==> flow/design.v <==
module contador_de_programa(
    input  wire       clk,
    input  wire       reset,
    input  wire [6:0] cantidad_instrucciones,
    output reg  [1:0] fase,
    output reg  [6:0] o_contador,
    output reg        done
);
wire [6:0] siguiente = o_contador + 7'd1;
always @(posedge clk) begin
    if (reset) begin
        fase       <= 2'd0;
        o_contador <= 7'd0;
        done       <= (cantidad_instrucciones == 7'd0);
    end else if (!done) begin
        if (fase == 2'd2) begin
            fase       <= 2'd0;
            o_contador <= siguiente;
            if (siguiente == cantidad_instrucciones)
                done <= 1'b1;
        end else begin
            fase <= fase + 2'd1;
        end
    end
end
endmodule
module unidad_control
(
    input  [3:0] instruction,
    output reg       write_enable_RB,
    output reg       read_ram,
    output reg       write_ram,
    output reg [3:0] alu_opcode,
    output reg       valido
);
always @* begin
    write_enable_RB = 1'b0;
    read_ram        = 1'b0;
    write_ram       = 1'b0;
    alu_opcode      = 4'b0000;
    valido          = 1'b1;
    case (instruction)
        4'b0000: begin write_enable_RB = 1'b1; alu_opcode = 4'b0000; end  
        4'b0001: begin write_enable_RB = 1'b1; alu_opcode = 4'b0001; end  
        4'b0010: begin write_enable_RB = 1'b1; alu_opcode = 4'b0010; end  
        4'b0011: begin write_enable_RB = 1'b1; alu_opcode = 4'b0110; end  
        4'b0100: begin write_enable_RB = 1'b1; alu_opcode = 4'b0111; end  
        4'b0101: begin write_enable_RB = 1'b1; alu_opcode = 4'b1100; end  
        4'b0110: write_ram = 1'b1;                                         
        4'b0111: read_ram  = 1'b1;                                         
        default: valido = 1'b0;                                            
    endcase
end
endmodule
module alu(
    input  [3:0]      op,
    input  [31:0]     din1_alu,
    input  [31:0]     din2_alu,
    output reg [31:0] result_alu
);
always @* begin
    case (op)
        4'b0000: result_alu = din1_alu & din2_alu;
        4'b0001: result_alu = din1_alu | din2_alu;
        4'b0010: result_alu = din1_alu + din2_alu;
        4'b0110: result_alu = din1_alu - din2_alu;
        4'b0111: result_alu = (din1_alu < din2_alu) ? 32'd1 : 32'd0;
        4'b1100: result_alu = ~(din1_alu | din2_alu);
        default: result_alu = 32'd0;
    endcase
end
endmodule
module banco_de_registros(
    input  wire        clk,
    input  wire        reset,
    input  wire [4:0]  read_address_1,
    input  wire [4:0]  read_address_2,
    input  wire [4:0]  write_address,
    input  wire [31:0] data_write,
    input  wire        write_enable,
    output wire [31:0] data_register_1,
    output wire [31:0] data_register_2
);
reg [31:0] mem [0:31];
function [31:0] valor_inicial(input [4:0] r);
    case (r)
        5'd0:  valor_inicial = 32'h000000DE;
        5'd1:  valor_inicial = 32'h0000006F;
        5'd2:  valor_inicial = 32'h00000064;
        5'd3:  valor_inicial = 32'h000000C8;
        5'd7:  valor_inicial = 32'h00000014;
        5'd8:  valor_inicial = 32'h00000015;
        5'd9:  valor_inicial = 32'h00000016;
        5'd10: valor_inicial = 32'h00000052;
        5'd11: valor_inicial = 32'h0000001B;
        5'd12: valor_inicial = 32'h7FFFFFF3;
        5'd16: valor_inicial = 32'h00000017;
        5'd17: valor_inicial = 32'h00000018;
        5'd18: valor_inicial = 32'h00000019;
        default: valor_inicial = 32'h00000000;
    endcase
endfunction
integer i;
always @(posedge clk) begin
    if (reset) begin
        for (i = 0; i < 32; i = i + 1)
            mem[i] <= valor_inicial(i[4:0]);
    end else if (write_enable) begin
        mem[write_address] <= data_write;
    end
end
assign data_register_1 = mem[read_address_1];
assign data_register_2 = mem[read_address_2];
endmodule
module ram(
    input  wire        clk,
    input  wire [31:0] address,
    input  wire [31:0] din,
    input  wire        write_enable,
    output wire [31:0] dout
);
reg [31:0] mem [0:31];
always @(posedge clk) begin
    if (write_enable)
        mem[address[4:0]] <= din;
end
assign dout = mem[address[4:0]];
endmodule
module jericalla_evolucion(
    input  wire        clk,
    input  wire        reset,
    input  wire [6:0]  cantidad_instrucciones,
    output wire [6:0]  imem_addr,
    input  wire [18:0] imem_data,
    output reg  [31:0] data_out,
    output reg         zf,
    output reg         valid,
    output wire        done
);
wire [1:0] fase;
wire [6:0] pc;
contador_de_programa contador_de_programa_inst(
    .clk(clk),
    .reset(reset),
    .cantidad_instrucciones(cantidad_instrucciones),
    .fase(fase),
    .o_contador(pc),
    .done(done)
);
assign imem_addr = pc;
wire       cu_we_rb, cu_read_ram, cu_write_ram, cu_valido;
wire [3:0] cu_alu_opcode;
unidad_control unidad_control_inst(
    .instruction(imem_data[18:15]),
    .write_enable_RB(cu_we_rb),
    .read_ram(cu_read_ram),
    .write_ram(cu_write_ram),
    .alu_opcode(cu_alu_opcode),
    .valido(cu_valido)
);
wire [31:0] rb_dr1, rb_dr2;
reg  [31:0] resultado;
reg        b1_we_rb, b1_read_ram, b1_write_ram, b1_valido;
reg [3:0]  b1_alu_opcode;
reg [4:0]  b1_rd;
reg [31:0] b1_dr1, b1_dr2;
reg        b2_we_rb, b2_valido;
reg [4:0]  b2_rd;
wire activo = !done;
banco_de_registros banco_de_registros_inst(
    .clk(clk),
    .reset(reset),
    .read_address_1(imem_data[9:5]),
    .read_address_2(imem_data[4:0]),
    .write_address(b2_rd),
    .data_write(resultado),
    .write_enable(activo && fase == 2'd2 && b2_we_rb),
    .data_register_1(rb_dr1),
    .data_register_2(rb_dr2)
);
wire [31:0] alu_result;
alu alu_inst(
    .op(b1_alu_opcode),
    .din1_alu(b1_dr1),
    .din2_alu(b1_dr2),
    .result_alu(alu_result)
);
wire [31:0] ram_dout;
ram ram_inst(
    .clk(clk),
    .address(b1_dr1),
    .din(b1_dr2),
    .write_enable(activo && fase == 2'd1 && b1_write_ram),
    .dout(ram_dout)
);
always @(posedge clk) begin
    if (reset) begin
        b1_we_rb  <= 1'b0;
        b1_read_ram <= 1'b0;
        b1_write_ram <= 1'b0;
        b1_valido <= 1'b0;
        b2_we_rb  <= 1'b0;
        b2_valido <= 1'b0;
        valid     <= 1'b0;
        zf        <= 1'b0;
    end else begin
        valid <= 1'b0;
        if (activo) begin
            case (fase)
                2'd0: begin
                    b1_we_rb      <= cu_we_rb;
                    b1_read_ram   <= cu_read_ram;
                    b1_write_ram  <= cu_write_ram;
                    b1_valido     <= cu_valido;
                    b1_alu_opcode <= cu_alu_opcode;
                    b1_rd         <= imem_data[14:10];
                    b1_dr1        <= rb_dr1;
                    b1_dr2        <= rb_dr2;
                end
                2'd1: begin
                    b2_we_rb  <= b1_we_rb;
                    b2_valido <= b1_valido;
                    b2_rd     <= b1_rd;
                    if (b1_read_ram)
                        resultado <= ram_dout;
                    else if (b1_write_ram)
                        resultado <= b1_dr2;
                    else
                        resultado <= alu_result;
                end
                default: begin
                    valid    <= b2_valido;
                    data_out <= resultado;
                    if (b2_we_rb)
                        zf <= (resultado == 32'd0);
                end
            endcase
        end
    end
end
endmodule
=== Reports on jericalla_evolucion ===
The steps from the RTL of jericalla_evolucion to its reports follow in flow order.
Lines are those of the file above, counted from 1.
Library cell names are shortened.
Not given: -

* Top module: jericalla_evolucion
* Clock: clk
* Cell library: sky130hd
* Corner: tt_025C_1v80

=== Elaborated design ===
Yosys after proc, flatten, opt, wreduce and memory -nomap, before mapping. Enables and synchronous resets that opt folds into registers are not counted as muxes. Memory bits, and registers merged into a memory's read port (data or address), are not among the register bits. Print and check cells are not counted. Equal cells are merged and count once.
Yosys's memory passes give these memory sizes; they may raise the number of words (mostly to a power of two), join words into wider ones and drop unused or constant bits.

* Register bits: 96
* Memory bits (writable): 2,048
* Memory bits (read-only): 56
* Memory cells: 3
* Input port bits: 28
* Output and inout port bits: 42
* Word-level cells: 76

{| class="wikitable"
|+ Memories
! name !! depth !! width !! RTL line !! source
|-
| banco_de_registros_inst.mem || 32 || 32 || 84 || <nowiki>reg [31:0] mem [0:31];</nowiki>
|-
| ram_inst.mem || 32 || 32 || 122 || <nowiki>reg [31:0] mem [0:31];</nowiki>
|-
| (no name shown) || 8 || 7 || 42 || <nowiki>case (instruction)</nowiki>
|}

* Add/subtract/negate cells: 4
* $lt $le $gt $ge: 1
* Eq/ne operators: 8
* Multiplexer cells: 20
* Bitwise logic cells: 6
* Reductions and logical operators: 18

{| class="wikitable"
|+ Operators by type and width
! operator !! number
|-
| 32-bit parallel mux with 6-bit select || 1
|-
| 32-bit two-way mux || 5
|-
| 32-bit adder || 1
|-
| 32-bit subtractor || 1
|-
| 32-bit less-than comparator || 1
|-
| 32-bit bitwise AND || 1
|-
| 32-bit bitwise OR || 1
|-
| 32-bit inverter || 1
|-
| 32-bit logical NOT || 1
|-
| 5-bit two-way mux || 3
|-
| 3-bit AND reduction || 4
|-
| 1-bit two-way mux || 9
|-
| 4-bit by 3-bit == test with 1-bit output (second input constant) || 2
|-
| 7-bit by 1-bit adder with 7-bit output (second input constant) || 1
|-
| 7-bit == test || 1
|-
| 7-bit logical NOT || 1
|-
| 2-bit AND reduction || 3
|-
| 1-bit logical AND || 4
|-
| 4-bit by 1-bit == test with 1-bit output (second input constant) || 1
|-
| 4-bit by 2-bit == test with 1-bit output (second input constant) || 1
|-
| 4-bit == test (second input constant) || 1
|-
| 4-bit logical NOT || 1
|-
| 4-bit OR reduction || 1
|-
| 4-bit two-way mux || 1
|-
| 1-bit inverter || 3
|-
| 2-bit by 1-bit adder with 2-bit output (second input constant) || 1
|-
| 2-bit by 1-bit == test with 1-bit output (second input constant) || 1
|-
| 2-bit == test (second input constant) || 1
|}

Other operator kinds: 4; their cells: 4.

=== Depth ===
Depth = most cells in a row (Yosys ltp): at word level without a register or memory, in the mapped netlist without a sequential cell, where the memories' decode and read muxes count.

* Word-level depth: 6
* ABC_AREA: 0
* Gate-level depth with buffers: 17
* Gate-level depth less buffers: 12

=== After synthesis ===
The flow's flattened synthesis, as Yosys stat reports it; memories are mapped. The netlist is that of the ABC_AREA named above (0 if unset); the other value can give another one.
The area totals of this step are shown rounded.

* Cell count: 6,042
* Mapped area: 0.1039 mm2
* Area of sequential cells: 0.06612 mm2
* Flip-flops: 2,208
* Buffer cells: 523

{| class="wikitable"
|+ Cells by type
! type !! number !! total area (um2)
|-
| edfxtp_1 || 2,190 || 6.58E+04
|-
| mux4_2 || 906 || 2.04E+04
|-
| and2_1 || 874 || 5.47E+03
|-
| clkbuf_1 || 386 || 1,448.89
|-
| ha_1 || 105 || 1,313.76
|-
| a21oi_1 || 161 || 805.773
|-
| nor2_1 || 202 || 758.227
|-
| mux2_2 || 66 || 743.213
|-
| nand2_1 || 176 || 660.634
|-
| nor3_1 || 111 || 555.533
|-
| buf_2 || 83 || 415.398
|-
| or3_1 || 63 || 394.128
|-
| dfxtp_1 || 18 || 360.346
|-
| inv_1 || 91 || 341.578
|-
| a22oi_1 || 42 || 315.302
|-
| a221oi_1 || 34 || 297.786
|-
| or2_2 || 35 || 218.96
|-
| mux2i_1 || 21 || 210.202
|}

Other cell types: 68; their cells: 478.
The figures by module come from a second, unflattened synthesis with its own total; it is not the netlist above.

* Cell total of the unflattened synthesis: 7,822
* Area total of the unflattened synthesis: 0.1059 mm2

Each row is one instance without its submodules.

{| class="wikitable"
|+ By module
! module !! times used !! cells !! area (mm2) !! seq. area (mm2)
|-
| banco_de_registros || 1 || 4,650 || 0.05592 || 0.03075
|-
| ram || 1 || 2,075 || 0.0391 || 0.03075
|-
| jericalla_evolucion || 1 || 293 || 0.005343 || 0.004424
|-
| alu || 1 || 719 || 0.004837 || 0
|-
| contador_de_programa || 1 || 71 || 0.0006243 || 0.0002002
|-
| unidad_control || 1 || 14 || 0.0000863 || 0
|}

=== Path before layout ===
Source: OpenSTA report_checks on the synthesized netlist (no wires, ideal clock, input and output delay 20% of the period each), path of least setup slack; recovery checks are left aside. Register names are those of the netlist, which keeps one name where synthesis merged equal registers.

* Kind: input to register
* Start: input reset
* End: register b1_alu_opcode[0]
* Clock period: 10.0 ns
* Input delay: 2.000 ns
* Library setup time: 0.505 ns
* Time at the first pin: 2.000 ns
* Arrival time: 5.449 ns
* Data required time: 9.495 ns
* Setup slack: 4.046 ns
* Delay of the path: 3.954 ns
* Stages: 3
* Buffers on the path: 2
* Synthesis period reached: 5.954 ns

"delay of the path" is the arrival time less input delay plus setup time.
"stages" counts driving pins, that of a launching flip-flop among them; a cell with two outputs on the path counts twice.
"synthesis period reached" is the clock period less the worst setup slack; recovery checks do not enter. This is arithmetic on one report: input and output delays are still those of the set period (20% each).
The rows between start and end are the longest chain of elaborated cells between them; the timing report does not say that the signal goes this way. Where chains are equally long, one stands for them.
A line is the first line of the expression or statement that the cell stems from. Yosys adds cells for indexed reads and writes and turns some case tables into memories.

* Cells stage by stage: clkbuf_1 clkbuf_1 nor2_1
* Cells in the longest elaborated chain: 2
* Elaborated cells on any way between the ends: 2
* Source lines of those cells: 0
* Classes of those cells: logic (1); reduce/logical (1)

{| class="wikitable"
|+ RTL lines, path post-synthesis
! element !! RTL line !! source
|-
| start: declaration || 131 || <nowiki>input  wire        reset,</nowiki>
|-
| 1-bit inverter || - ||
|-
| 3-bit AND reduction || - ||
|-
| end: assignment || 215 || <nowiki>b1_alu_opcode <= cu_alu_opcode;</nowiki>
|-
| end: declaration || 164 || <nowiki>reg [3:0]  b1_alu_opcode;</nowiki>
|}

=== Timing after layout ===
Path of least setup slack in the final report of run A (OpenROAD, finished layout, wires in). Where an end is a register, its clock arrival counts in the times.

* Kind: register to register
* Start: register b1_dr2[6]
* End: register resultado[13]
* Clock period: 3.52 ns
* Library setup time: 0.25 ns
* Time at the first pin: 0.86 ns
* Arrival time: 3.97 ns
* Data required time: 4.13 ns
* Setup slack: 0.16 ns
* Stages: 11
* Buffers on the path: 0

The rows between start and end are the longest chain of elaborated cells between them; the timing report does not say that the signal goes this way. Where chains are equally long, one stands for them.
At most two assigning lines are given for a register; there are more.

* Cells stage by stage: edfxtp_1 inv_1 ha_1 nor2b_1 o31a_1 o31ai_1 nand3_1 a221o_1 a221o_1 a221oi_1 nor2_1
* Cells in the longest elaborated chain: 4
* Elaborated cells on any way between the ends: 5
* Source lines of those cells: 5
* Classes of those cells: add/sub (2); mux (3)

{| class="wikitable"
|+ RTL lines, path post-layout
! element !! RTL line !! source
|-
| start: declaration || 166 || <nowiki>reg [31:0] b1_dr1, b1_dr2;</nowiki>
|-
| 32-bit subtractor || 66 || <nowiki>4'b0110: result_alu = din1_alu - din2_alu;</nowiki>
|-
| 32-bit parallel mux with 6-bit select || 62 || <nowiki>case (op)</nowiki>
|-
| 32-bit two-way mux || 226 || <nowiki>else if (b1_write_ram)</nowiki>
|-
| 32-bit two-way mux || 224 || <nowiki>if (b1_read_ram)</nowiki>
|-
| end: assignment || 225 || <nowiki>resultado <= ram_dout;</nowiki>
|-
| end: assignment || 227 || <nowiki>resultado <= b1_dr2;</nowiki>
|-
| end: declaration || 162 || <nowiki>reg  [31:0] resultado;</nowiki>
|}

==> runs of jericalla_evolucion <==
Below are 5 stored runs of the flow (Yosys, OpenROAD; platform sky130hd) on jericalla_evolucion, each with its settings and what was measured, unordered. Constraints: input delay and output delay 20% of the set period each, output load 0.01 pF.
By "achieved clock period" is meant the clock period of the run minus its worst setup slack. This is arithmetic on one report: input and output delays are still those of the set period (20% each).
"critical setup path time" means the part of the period allowed to the worst setup path (the constraints hold back 20% at inputs and 20% at outputs) less its slack; where the path has registers, the arrival times of their clocks count too.
"power consumption": no workload was simulated; the value follows from the tool's default switching activity.
Values from the reports are rounded here.

=== Run A ===
{| class="wikitable"
! Setting !! Value
|-
| CORE_UTILIZATION || 40
|-
| CTS_CLUSTER_DIAMETER || 155
|-
| HOLD_SLACK_MARGIN || 0.18
|-
| PLACE_DENSITY_LB_ADDON || 0.07
|-
| TNS_END_PERCENT || 95
|-
| period_ns || 3.52
|-
| CAP_MARGIN || 20
|-
| CORE_MARGIN || 2
|-
| SLEW_MARGIN || 20
|-
! Result !! Value
|-
| Synthesized cell area || 0.1039 mm2
|-
| Die size || 0.2637 mm2
|-
| Std-cell area (final layout) || 0.1199 mm2
|-
| Setup slack of the worst path || 0.161 ns
|-
| Setup total negative slack || 0.000 ns
|-
| Worst hold slack in the final report || 0.399 ns
|-
| Power consumption || 61,790 uW
|-
| Achieved clock period || 3.359 ns
|-
| Critical setup path time || 3.36 ns
|-
| Critical path type || register to register
|}

=== Run B ===
{| class="wikitable"
! Setting !! Value
|-
| ABC_AREA || 1
|-
| CAP_MARGIN || 0
|-
| CELL_PAD_IN_SITES_DETAIL_PLACEMENT || 1
|-
| CELL_PAD_IN_SITES_GLOBAL_PLACEMENT || 3
|-
| CORE_ASPECT_RATIO || 0.96
|-
| CORE_MARGIN || 6
|-
| CORE_UTILIZATION || 44
|-
| CTS_CLUSTER_DIAMETER || 163
|-
| CTS_CLUSTER_SIZE || 13
|-
| GPL_ROUTABILITY_DRIVEN || 1
|-
| GPL_TIMING_DRIVEN || 0
|-
| HOLD_SLACK_MARGIN || 0.17
|-
| MAX_ROUTING_LAYER || met4
|-
| MIN_ROUTING_LAYER || met2
|-
| PLACE_DENSITY_LB_ADDON || 0.21
|-
| SETUP_SLACK_MARGIN || -0.75
|-
| SLEW_MARGIN || 30
|-
| period_ns || 7.5
|}
No final report: routing broke off with GRT-0116.

=== Run C ===
{| class="wikitable"
! Setting !! Value
|-
| ABC_AREA || 1
|-
| CAP_MARGIN || 25
|-
| CELL_PAD_IN_SITES_DETAIL_PLACEMENT || 1
|-
| CORE_ASPECT_RATIO || 0.96
|-
| CORE_UTILIZATION || 70
|-
| CTS_CLUSTER_DIAMETER || 182
|-
| CTS_CLUSTER_SIZE || 30
|-
| GPL_ROUTABILITY_DRIVEN || 1
|-
| GPL_TIMING_DRIVEN || 0
|-
| HOLD_SLACK_MARGIN || 0.17
|-
| MAX_ROUTING_LAYER || met4
|-
| MIN_ROUTING_LAYER || met1
|-
| SETUP_SLACK_MARGIN || -0.75
|-
| SLEW_MARGIN || 30
|-
| period_ns || 7.5
|-
| CORE_MARGIN || 2
|}
No final report: placement broke off with DPL-0033.

=== Run D ===
{| class="wikitable"
! Setting !! Value
|-
| CORE_UTILIZATION || 40
|-
| period_ns || 7.13
|-
| CAP_MARGIN || 20
|-
| CORE_MARGIN || 2
|-
| SLEW_MARGIN || 20
|-
! Result !! Value
|-
| Synthesized cell area || 0.1039 mm2
|-
| Die size || 0.2637 mm2
|-
| Std-cell area (final layout) || 0.1169 mm2
|-
| Setup slack of the worst path || 2.503 ns
|-
| Setup total negative slack || 0.000 ns
|-
| Worst hold slack in the final report || 0.430 ns
|-
| Power consumption || 30,330 uW
|-
| Achieved clock period || 4.627 ns
|-
| Critical setup path time || 4.63 ns
|-
| Critical path type || register to register
|}

=== Run E ===
{| class="wikitable"
! Setting !! Value
|-
| ABC_AREA || 1
|-
| CELL_PAD_IN_SITES_DETAIL_PLACEMENT || 1
|-
| CORE_UTILIZATION || 40
|-
| CTS_CLUSTER_DIAMETER || 67
|-
| GPL_TIMING_DRIVEN || 0
|-
| HOLD_SLACK_MARGIN || 0.18
|-
| MAX_ROUTING_LAYER || met5
|-
| MIN_ROUTING_LAYER || met2
|-
| PLACE_DENSITY_LB_ADDON || 0.07
|-
| TNS_END_PERCENT || 95
|-
| period_ns || 3.52
|-
| CAP_MARGIN || 20
|-
| CORE_MARGIN || 2
|-
| SLEW_MARGIN || 20
|}
No final report: routing broke off with GRT-0116.
